==> flow/design.v <==
module adder #(parameter N = 64)
					(input logic [N-1:0] a, b,
					output logic [N-1:0] y);
	assign y = a + b;
endmodule
module alu (input logic [63:0] a, input logic [63:0] b, input logic [3:0] ALUControl,
				output logic [63:0] result, output logic zero);
	always_comb begin
		casez(ALUControl)
			4'b0000: result = a & b;
			4'b0001: result = a | b;
			4'b0010: result = a + b;
			4'b0110: result = a - b;
			4'b0111: result = b;
			default : result = 64'b1;
		endcase
		zero = result === '0 ? '1 : '0;
	end
endmodule
module aludec (input  logic [10:0] funct,  
					input  logic [1:0]  aluop,  
					output logic [3:0] alucontrol);  				
	always_comb
		if (aluop == 2'b00) alucontrol = 4'b0010;			 
		else if (aluop == 2'b01) alucontrol = 4'b0111; 	 
		else if((aluop == 2'b10)  & (funct == 11'b10001011000)) alucontrol = 4'b0010;	 
		else if((aluop == 2'b10)  & (funct == 11'b11001011000)) alucontrol = 4'b0110;	 
		else if((aluop == 2'b10)  & (funct == 11'b10001010000)) alucontrol = 4'b0000;	 
		else if((aluop == 2'b10)  & (funct == 11'b10101010000)) alucontrol = 4'b0001;	 
		else if((aluop == 2'b10)  & (funct == 11'b10010001000 || funct == 11'b10010001001)) alucontrol = 4'b0010;  
		else if((aluop == 2'b10)  & (funct == 11'b11010001000 || funct == 11'b11010001001)) alucontrol = 4'b0110;  
		else alucontrol = 4'b0000;
endmodule
module maindec(
    input logic [10:0] Op,
    output logic Reg2Loc, 
    output logic ALUSrc, 
    output logic MemtoReg, 
    output logic RegWrite, 
    output logic MemRead, 
    output logic MemWrite, 
    output logic Branch,
    output logic [1:0] ALUOp
);
    always_comb begin
        casez (Op)
            11'b111_1100_0010: {Reg2Loc, ALUSrc, MemtoReg, RegWrite, MemRead, MemWrite, Branch, ALUOp} = 9'b011110000; 
            11'b111_1100_0000: {Reg2Loc, ALUSrc, MemtoReg, RegWrite, MemRead, MemWrite, Branch, ALUOp} = 9'b110001000;
            11'b101_1010_0???: {Reg2Loc, ALUSrc, MemtoReg, RegWrite, MemRead, MemWrite, Branch, ALUOp} = 9'b100000101;
            11'b100_0101_1000, 
            11'b110_0101_1000, 
            11'b100_0101_0000, 
            11'b101_0101_0000: {Reg2Loc, ALUSrc, MemtoReg, RegWrite, MemRead, MemWrite, Branch, ALUOp} = 9'b000100010;
				11'b100_1000_100?,
				11'b110_1000_100?: {Reg2Loc, ALUSrc, MemtoReg, RegWrite, MemRead, MemWrite, Branch, ALUOp} = 9'b010100010;
            default: {Reg2Loc, ALUSrc, MemtoReg, RegWrite, MemRead, MemWrite, Branch, ALUOp} = 9'b000000000;
        endcase
    end
endmodule
module controller(input logic [10:0] instr,
						output logic [3:0] AluControl,						
						output logic reg2loc, regWrite, AluSrc, Branch,
											memtoReg, memRead, memWrite);
	logic [1:0] AluOp_s;
	maindec 	decPpal 	(.Op(instr), 
							.Reg2Loc(reg2loc), 
							.ALUSrc(AluSrc), 
							.MemtoReg(memtoReg), 
							.RegWrite(regWrite), 
							.MemRead(memRead), 
							.MemWrite(memWrite), 
							.Branch(Branch), 
							.ALUOp(AluOp_s));	
	aludec 	decAlu 	(.funct(instr), 
							.aluop(AluOp_s), 
							.alucontrol(AluControl));
endmodule
module flopr #(parameter N = 64) (input logic clk,
					input logic reset,
					input logic [N-1:0] d,
					output logic [N-1:0] q);
			always_ff @(posedge clk, posedge reset)
				if (reset) q <= 4'b0;
				else q <= d;
endmodule
module mux2 #(parameter N = 64)
				(input logic [N-1:0] d0, d1,
				input logic s,
				output logic [N-1:0] y);
	assign y = s ? d1 : d0;
endmodule
module sl2 #(parameter N = 64)
				(input logic [N-1:0] a,					
				output logic [N-1:0] y);
	assign y[0] = 1'b0;
	assign y[1] = 1'b0;
	assign y[63:2] = a[61:0];
endmodule
module signext(input logic [31:0] a, output logic [63:0] y);
	always_comb
		casez(a[31:21])
			11'b11111000010,  
			11'b11111000000:  
				y = {{55{a[20]}}, a[20:12]};  
			11'b10110100???:  
				y = {{45{a[23]}}, a[23:5]};  
			11'b100_1000_100?, 11'b110_1000_100?:  
				y = {{52{a[21]}}, a[21:10]};  
			default: y = 0;
		endcase
endmodule
module regfile(input logic clk, input logic we3, input logic [4:0] ra1,
					input logic [4:0] ra2, input logic [4:0] wa3, input logic [63:0] wd3,
					output logic [63:0] rd1, output logic [63:0] rd2);
	logic [63:0] registers [0:30];
	always @(*) begin
	  rd1 <= (ra1 == 5'd31) ? 64'd0 : registers[ra1];
	  rd2 <= (ra2 == 5'd31) ? 64'd0 : registers[ra2];
	end
	always_ff @(posedge clk) begin
	  if (we3 == 1 && wa3 != 5'd31) begin
			registers[wa3] <= wd3;
	  end
	end
endmodule
module fetch #(parameter N = 64)(input logic PCSrc_F,clk,reset,
					input logic [N-1:0] PCBranch_F,
					output logic [N-1:0] imem_addr_F);
	logic [N-1:0] add_out;
	logic [N-1:0] mux2_out;
	mux2 #(N) mux(add_out, PCBranch_F, PCSrc_F, mux2_out);
	flopr #(N) pc(clk, reset, mux2_out, imem_addr_F);
	adder #(N) add(imem_addr_F, N'('d4), add_out);
endmodule
module decode #(parameter N = 64)
					(input logic regWrite_D, reg2loc_D, clk,
					input logic [N-1:0] writeData3_D,
					input logic [31:0] instr_D,
					output logic [N-1:0] signImm_D, readData1_D, readData2_D, 
					input logic [4:0] wa3_D);  
	logic [4:0] ra2;			
	mux2 	#(5) 	ra2mux	(.d0(instr_D[20:16]), .d1(instr_D[4:0]), .s(reg2loc_D), .y(ra2));
	regfile 		registers(.clk(clk), .we3(regWrite_D), .ra1(instr_D[9:5]), .ra2(ra2), .wa3(wa3_D), 
								 .wd3(writeData3_D), .rd1(readData1_D), .rd2(readData2_D));
	signext 		ext		(.a(instr_D), .y(signImm_D));	
endmodule
module execute #(parameter N = 64)  
(
					input logic AluSrc,
					input logic [3:0] AluControl,
					input logic [N-1:0] PC_E, signImm_E, readData1_E, readData2_E,
					output logic [N-1:0] PCBranch_E, aluResult_E, writeData_E,
					output logic zero_E
	);
	logic [N-1:0] MUX_out;
	logic [N-1:0] sl2_out;
	sl2 sl2(signImm_E,sl2_out);
	mux2 mux(readData2_E, signImm_E, AluSrc, MUX_out);
	adder adder(PC_E,sl2_out,PCBranch_E);
	alu alu(readData1_E,MUX_out,AluControl,aluResult_E, zero_E);
	assign writeData_E = readData2_E;
endmodule
module memory 	(input logic Branch_M, zero_M,					
					output logic PCSrc_M);
	assign PCSrc_M = Branch_M & zero_M;
endmodule
module writeback #(parameter N = 64)
					(input logic [N-1:0] aluResult_W, DM_readData_W,
					input logic memtoReg,
					output logic [N-1:0] writeData3_W);					
	mux2 #(64) MtoRmux (.d0(aluResult_W), .d1(DM_readData_W), .s(memtoReg), .y(writeData3_W));
endmodule
module datapath #(parameter N = 64)
					(input logic reset, clk,
					input logic reg2loc,									
					input logic AluSrc,
					input logic [3:0] AluControl,
					input logic	Branch,
					input logic memRead,
					input logic memWrite,
					input logic regWrite,	
					input logic memtoReg,									
					input logic [31:0] IM_readData,
					input logic [N-1:0] DM_readData,
					output logic [N-1:0] IM_addr, DM_addr, DM_writeData,
					output logic DM_writeEnable, DM_readEnable );					
	logic PCSrc;
	logic [N-1:0] PCBranch_E, aluResult_E, writeData_E, writeData3; 
	logic [N-1:0] signImm_D, readData1_D, readData2_D;
	logic zero_E;
	logic [95:0] qIF_ID;
	logic [270:0] qID_EX;
	logic [202:0] qEX_MEM;
	logic [134:0] qMEM_WB;
	fetch 	#(64) 	FETCH 	(.PCSrc_F(PCSrc),
										.clk(clk),
										.reset(reset),
										.PCBranch_F(qEX_MEM[197:134]),
										.imem_addr_F(IM_addr));								
	flopr 	#(96)		IF_ID 	(.clk(clk),
										.reset(reset), 
										.d({IM_addr, IM_readData}),
										.q(qIF_ID));
	decode 	#(64) 	DECODE 	(.regWrite_D(qMEM_WB[134]),
										.reg2loc_D(reg2loc), 
										.clk(clk),
										.writeData3_D(writeData3),
										.instr_D(qIF_ID[31:0]), 
										.signImm_D(signImm_D), 
										.readData1_D(readData1_D),
										.readData2_D(readData2_D),
										.wa3_D(qMEM_WB[4:0]));				
	flopr 	#(271)	ID_EX 	(.clk(clk),
										.reset(reset), 
										.d({AluSrc, AluControl, Branch, memRead, memWrite, regWrite, memtoReg,	
											qIF_ID[95:32], signImm_D, readData1_D, readData2_D, qIF_ID[4:0]}),
										.q(qID_EX));	
	execute 	#(64) 	EXECUTE 	(.AluSrc(qID_EX[270]),
										.AluControl(qID_EX[269:266]),
										.PC_E(qID_EX[260:197]), 
										.signImm_E(qID_EX[196:133]), 
										.readData1_E(qID_EX[132:69]), 
										.readData2_E(qID_EX[68:5]), 
										.PCBranch_E(PCBranch_E), 
										.aluResult_E(aluResult_E), 
										.writeData_E(writeData_E), 
										.zero_E(zero_E));											
	flopr 	#(203)	EX_MEM 	(.clk(clk),
										.reset(reset), 
										.d({qID_EX[265:261], PCBranch_E, zero_E, aluResult_E, writeData_E, qID_EX[4:0]}),
										.q(qEX_MEM));	
	memory				MEMORY	(.Branch_M(qEX_MEM[202]), 
										.zero_M(qEX_MEM[133]), 
										.PCSrc_M(PCSrc));
	assign DM_writeData = qEX_MEM[68:5];
	assign DM_addr = qEX_MEM[132:69];
	assign DM_writeEnable = qEX_MEM[200];
	assign DM_readEnable = qEX_MEM[201];
	flopr 	#(135)	MEM_WB 	(.clk(clk),
										.reset(reset), 
										.d({qEX_MEM[199:198], qEX_MEM[132:69],	DM_readData, qEX_MEM[4:0]}),
										.q(qMEM_WB));
	writeback #(64) 	WRITEBACK (.aluResult_W(qMEM_WB[132:69]), 
										.DM_readData_W(qMEM_WB[68:5]), 
										.memtoReg(qMEM_WB[133]), 
										.writeData3_W(writeData3));		
endmodule
module processor_arm #(parameter N = 64)
							(input logic CLOCK_50, reset,
							output logic [N-1:0] IM_addr,
							input  logic [31:0] IM_readData,
							output logic [N-1:0] DM_writeData, DM_addr,
							output logic DM_writeEnable, DM_readEnable,
							input  logic [N-1:0] DM_readData);
	logic [31:0] q;
	logic [3:0] AluControl;
	logic reg2loc, regWrite, AluSrc, Branch, memtoReg, memRead, memWrite;
	logic [10:0] instr;
	assign q = IM_readData;
	controller 		c 			(.instr(instr), 
									.AluControl(AluControl), 
									.reg2loc(reg2loc), 
									.regWrite(regWrite), 
									.AluSrc(AluSrc), 
									.Branch(Branch),
									.memtoReg(memtoReg), 
									.memRead(memRead), 
									.memWrite(memWrite));
	datapath #(64) dp 		(.reset(reset), 
									.clk(CLOCK_50), 
									.reg2loc(reg2loc), 
									.AluSrc(AluSrc), 
									.AluControl(AluControl), 
									.Branch(Branch), 
									.memRead(memRead),
									.memWrite(memWrite), 
									.regWrite(regWrite), 
									.memtoReg(memtoReg), 
									.IM_readData(q), 
									.DM_readData(DM_readData), 
									.IM_addr(IM_addr), 
									.DM_addr(DM_addr), 
									.DM_writeData(DM_writeData), 
									.DM_writeEnable(DM_writeEnable), 
									.DM_readEnable(DM_readEnable));				
	flopr #(11)		IF_ID_TOP(.clk(CLOCK_50),
									.reset(reset), 
									.d(q[31:21]), 
									.q(instr));
endmodule
From RTL to reports: processor_arm
Tool output for the design above, in the order of the flow.
Line numbers count from 1 in the design file above.
Cell names lack the library's common part.
{"block": "inputs", "top": "processor_arm", "clock_port": "CLOCK_50", "library": "sky130hd", "corner": "tt_025C_1v80"}

After elaboration
Counts by Yosys on the flattened word-level netlist (proc, flatten, opt, wreduce; memories kept). Register bits leave out memories and registers merged into their read ports (data or address); mux counts leave out enables and synchronous resets folded into registers. Print and check cells are left out. Cells with the same type and inputs are merged into one.
Memory sizes are those after Yosys's memory passes, which may raise the word count (mostly to a power of two), join words into wider ones and drop unused or constant bits.
{"block": "op_classes", "add_sub_neg": 4, "eq_ne": 28, "muxes": 21, "logic": 9, "reduce_and_logical": 9}
{"block": "ops", "cell": "2-to-1 mux 64 bit", "count": 6}
{"block": "ops", "cell": "parallel mux 64 bit (select 5 bit)", "count": 1}
{"block": "ops", "cell": "parallel mux 64 bit (select 3 bit)", "count": 1}
{"block": "ops", "cell": "== test 11 bit (second input constant)", "count": 12}
{"block": "ops", "cell": "adder 64 bit", "count": 2}
{"block": "ops", "cell": "=== test 64 x 1 -> 1 bit (second input constant)", "count": 1}
{"block": "ops", "cell": "adder 64 x 3 -> 64 bit (second input constant)", "count": 1}
{"block": "ops", "cell": "subtractor 64 bit", "count": 1}
{"block": "ops", "cell": "bitwise AND 64 bit", "count": 1}
{"block": "ops", "cell": "bitwise OR 64 bit", "count": 1}
{"block": "ops", "cell": "parallel mux 9 bit (select 5 bit)", "count": 1}
{"block": "ops", "cell": "== test 10 bit (second input constant)", "count": 4}
{"block": "ops", "cell": "2-to-1 mux 3 bit", "count": 8}
{"block": "ops", "cell": "== test 8 bit (second input constant)", "count": 2}
{"block": "ops", "cell": "== test 5 bit (second input constant)", "count": 2}
{"block": "ops", "cell": "2-to-1 mux 5 bit", "count": 2}
{"block": "ops", "cell": "== test 4 x 3 -> 1 bit (second input constant)", "count": 2}
{"block": "ops", "cell": "bitwise AND 1 bit", "count": 7}
{"block": "ops", "cell": "OR reduction 2 bit", "count": 3}
{"block": "ops", "cell": "inequality test 5 bit (second input constant)", "count": 1}
{"block": "ops", "cell": "== test 4 x 1 -> 1 bit (second input constant)", "count": 1}
{"block": "ops", "cell": "== test 4 x 2 -> 1 bit (second input constant)", "count": 1}
{"block": "ops", "cell": "zero test 4 bit", "count": 1}
{"block": "ops", "cell": "OR reduction 4 bit", "count": 1}
{"block": "ops", "cell": "logical OR 1 bit", "count": 2}
{"block": "ops", "cell": "== test 2 x 1 -> 1 bit (second input constant)", "count": 1}
{"block": "ops", "cell": "== test 2 bit (second input constant)", "count": 1}
{"block": "ops", "cell": "zero test 2 bit", "count": 1}
Not listed: further kinds 2, cells in them 3.
{"block": "word_totals", "reg_bits": 780, "ram_bits": 1984, "n_memories": 1, "inputBits": 98, "output_inout_bits": 194}
{"block": "mem_list", "name": "dp.DECODE.registers.registers", "words": 31, "width": 64, "rd": 2, "wr": 1, "line": 115, "text": "logic [63:0] registers [0:30];"}

Logic depth
Yosys ltp: most cells in a row. Word level: on the elaborated netlist, between registers, memories and ports. Mapped: between sequential cells and ports; inverters and the memories' decode and read muxes count.
{"block": "depth", "ltp_word": 13, "ABC_AREA": 1, "ltp_mapped": 39, "depth_no_buf": 37}

After synthesis
Source: synth_stat.txt of the flow (Yosys; design flattened, memories mapped). It holds for the ABC_AREA given above (unset counts as 0); a run with the other value may have another netlist.
The area totals of this step are shown rounded.
{"block": "by_type", "type": "edfxtp_1", "count": 1984, "area_total_um2": 5.96E+04}
{"block": "by_type", "type": "dfrtp_1", "count": 721, "area_total_um2": 1.8E+04}
{"block": "by_type", "type": "nand2_1", "count": 3369, "area_total_um2": 1.26E+04}
{"block": "by_type", "type": "nand3_1", "count": 1510, "area_total_um2": 7.56E+03}
{"block": "by_type", "type": "o21ai_0", "count": 1437, "area_total_um2": 7.19E+03}
{"block": "by_type", "type": "nor2_1", "count": 1460, "area_total_um2": 5.48E+03}
{"block": "by_type", "type": "inv_1", "count": 802, "area_total_um2": 3.01E+03}
{"block": "by_type", "type": "a21oi_1", "count": 482, "area_total_um2": 2.41E+03}
{"block": "by_type", "type": "o221ai_1", "count": 234, "area_total_um2": 2.05E+03}
{"block": "by_type", "type": "clkbuf_1", "count": 543, "area_total_um2": 2.04E+03}
{"block": "by_type", "type": "ha_1", "count": 128, "area_total_um2": 1.6E+03}
{"block": "by_type", "type": "o211ai_1", "count": 176, "area_total_um2": 1.32E+03}
{"block": "by_type", "type": "buf_2", "count": 235, "area_total_um2": 1.18E+03}
{"block": "by_type", "type": "xor2_1", "count": 127, "area_total_um2": 1.11E+03}
{"block": "by_type", "type": "buf_4", "count": 143, "area_total_um2": 1073.53}
{"block": "by_type", "type": "o22ai_1", "count": 154, "area_total_um2": 963.424}
{"block": "by_type", "type": "mux2_2", "count": 64, "area_total_um2": 720.691}
{"block": "by_type", "type": "a31oi_1", "count": 82, "area_total_um2": 512.992}
Not listed: further types 37, cells in them 563.
{"block": "synth_totals", "cells": 14214, "mapped_area_um2": 132000, "seqArea_um2": 77600, "ffs": 2705, "n_buf": 1009}

Timing after synthesis
OpenSTA on the mapped netlist: ideal clock, no wires. The path of least setup slack (recovery checks aside). Input and output delay are each 20% of the period. Register names are those of the netlist, which keeps one name where synthesis merged equal registers.
{"block": "synth_path", "path_kind": "register -> register", "start": "register dp.ID_EX.q[196]", "end": "register dp.EX_MEM.q[133]", "clock_period_ns": 10.0, "setup_ns": 0.086, "launch_ns": 0.000, "t_arrival_ns": 4.493, "t_required_ns": 9.914, "slack_ns": 5.421, "delay_ns": 4.579, "path_stages": 29, "period_less_setup_slack_ns": 4.579}
"delay_ns" is the arrival time less input delay plus setup time.
"path_stages" counts driving pins, that of a launching flip-flop among them; a cell with two outputs on the path counts twice.
"period_less_setup_slack_ns" = period - worst setup slack (recovery checks aside). The figure is calculated, with input and output delays left at 20% of the set period.
The rows between start and end are the longest chain of elaborated cells between them; the timing report does not say that the signal goes this way. Where chains are equally long, one stands for them.
Each line given opens the expression or statement behind the cell; cells for indexed reads and writes are added by Yosys, which also makes memories of some case tables.
{"block": "synth_via", "path_cell_list": "dfrtp_1 nand2_1 buf_2 nand2_1 nor2_1 nand2_1 nor3_1 nand2_1 nor3b_2 a31oi_1 a21oi_1 nand2_1 xor2_1 ha_1 nand2_1 nor2_1 inv_1 nor3_1 and2_1 nand2_1 nand3_1 nand2_1 nand3_1 nand2_1 nor2_1 nand2_1 nor2_1 nand3_1 nor3_1", "elab_chain_len": 5, "cone_cells": 8, "cone_classes": "add/sub (2); eq/ne (1); mux (3); logic (2)"}
{"block": "synth_lines", "item": "from (decl)", "line": 81, "text": "output logic [N-1:0] q);"}
{"block": "synth_lines", "item": "from (assign)", "line": 83, "text": "if (reset) q <= 4'b0;"}
{"block": "synth_lines", "item": "from (assign)", "line": 84, "text": "else q <= d;"}
{"block": "synth_lines", "item": "2-to-1 mux 64 bit", "line": 90, "text": "assign y = s ? d1 : d0;"}
{"block": "synth_lines", "item": "subtractor 64 bit", "line": 13, "text": "4'b0110: result = a - b;"}
{"block": "synth_lines", "item": "parallel mux 64 bit (select 5 bit)", "line": 9, "text": "casez(ALUControl)"}
{"block": "synth_lines", "item": "=== test 64 x 1 -> 1 bit", "line": 17, "text": "zero = result === '0 ? '1 : '0;"}
{"block": "synth_lines", "item": "2-to-1 mux 1 bit", "line": 17}
{"block": "synth_lines", "item": "to (assign)", "line": 83}
{"block": "synth_lines", "item": "to (assign)", "line": 84}
{"block": "synth_lines", "item": "to (decl)", "line": 81}
Some nets on the timed path still bear RTL names; the line given drives or declares the net.
{"block": "synth_nets", "signal": "dp.EXECUTE.alu.result[51]", "line": 9}

Timing after layout
From the final timing report of record 1: the path of least setup slack in the routed layout; clock arrival at registers is part of the times.
{"block": "layout_path", "path_kind": "register -> register", "start": "register dp.ID_EX.q[270]", "end": "register dp.EX_MEM.q[133]", "clock_period_ns": 7.35, "setup_ns": 0.09, "launch_ns": 0.91, "t_arrival_ns": 7.73, "t_required_ns": 8.19, "slack_ns": 0.46, "path_stages": 34}
The rows between start and end are the longest chain of elaborated cells between them; the timing report does not say that the signal goes this way. Where chains are equally long, one stands for them.
{"block": "layout_via", "path_cell_list": "dfrtp_1 inv_2 nand2_1 nand2_1 inv_1 ha_1 nand3_1 nor2_1 nand2_1 nor2_2 nand4_1 nor2_2 nand4_1 nand2_1 o21ai_0 xor2_1 ha_1 nand2_1 nor2_1 inv_1 nor2_1 inv_1 nor2_1 and2_1 nand2_1 nand3_1 nand2_1 nand3_1 nand2_1 nor2_1 nand2_1 nor2_1 nand3_1 nor3_1", "elab_chain_len": 5, "cone_cells": 8, "cone_classes": "add/sub (2); eq/ne (1); mux (3); logic (2)"}
{"block": "layout_lines", "item": "from (decl)", "line": 81, "text": "output logic [N-1:0] q);"}
{"block": "layout_lines", "item": "from (assign)", "line": 83, "text": "if (reset) q <= 4'b0;"}
{"block": "layout_lines", "item": "from (assign)", "line": 84, "text": "else q <= d;"}
{"block": "layout_lines", "item": "2-to-1 mux 64 bit", "line": 90, "text": "assign y = s ? d1 : d0;"}
{"block": "layout_lines", "item": "subtractor 64 bit", "line": 13, "text": "4'b0110: result = a - b;"}
{"block": "layout_lines", "item": "parallel mux 64 bit (select 5 bit)", "line": 9, "text": "casez(ALUControl)"}
{"block": "layout_lines", "item": "=== test 64 x 1 -> 1 bit", "line": 17, "text": "zero = result === '0 ? '1 : '0;"}
{"block": "layout_lines", "item": "2-to-1 mux 1 bit", "line": 17}
{"block": "layout_lines", "item": "to (assign)", "line": 83}
{"block": "layout_lines", "item": "to (assign)", "line": 84}
{"block": "layout_lines", "item": "to (decl)", "line": 81}
Some nets on the timed path still bear RTL names; the line given drives or declares the net.
{"block": "layout_nets", "signal": "dp.EXECUTE.alu.result[51]", "line": 9}

# Flow runs of processor_arm

Top module processor_arm; platform sky130hd; tools Yosys and OpenROAD; 2 stored runs in no particular order. Input and output delays are each 20% of the period that was set; the output load is 0.01 pF.
"clock_period_reached_ns" means the clock period less the worst setup slack. The figure is calculated, with input and output delays left at 20% of the set period.
"timing.worst_path_ns" = time allowed to the worst setup path (clock period - input delay - output delay, where it has them) - its slack; a late launch clock adds to it, a late capture clock takes from it.
"totalPower_mw": no workload was simulated; the value follows from the tool's default switching activity.
Results are given in rounded form.

{"run": "record 1", "settings": { "ABC_AREA": 1, "CAP_MARGIN": 35, "CELL_PAD_IN_SITES_DETAIL_PLACEMENT": 1, "CELL_PAD_IN_SITES_GLOBAL_PLACEMENT": 1, "CORE_ASPECT_RATIO": 1.93, "CORE_UTILIZATION": 40, "CTS_CLUSTER_SIZE": 79, "GPL_ROUTABILITY_DRIVEN": 1, "period_ns": 7.35, "CORE_MARGIN": 2, "SLEW_MARGIN": 20 }, "results": { "synthArea_um2": 132000, "hold_worst_slack_ns": 0.346, "post_route_stdcell_area_um2": 148000, "setupTns_ns": 0.000, "clock_period_reached_ns": 6.887, "final_util_frac": 0.45, "final_die_area_um2": 335000, "timing.worst_path_ns": 6.89, "critical_path_type": "register -> register", "ws_setup_ns": 0.463, "totalPower_mw": 40.8 }}
{"run": "record 2", "settings": { "CORE_UTILIZATION": 40, "SETUP_SLACK_MARGIN": 2.81, "period_ns": 9.5, "CAP_MARGIN": 20, "CORE_MARGIN": 2, "SLEW_MARGIN": 20 }, "results": { "synthArea_um2": 128000, "hold_worst_slack_ns": 0.332, "post_route_stdcell_area_um2": 145000, "setupTns_ns": 0.000, "clock_period_reached_ns": 7.204, "final_util_frac": 0.457, "final_die_area_um2": 324000, "timing.worst_path_ns": 7.20, "critical_path_type": "register -> register", "ws_setup_ns": 2.30, "totalPower_mw": 31.6 }}
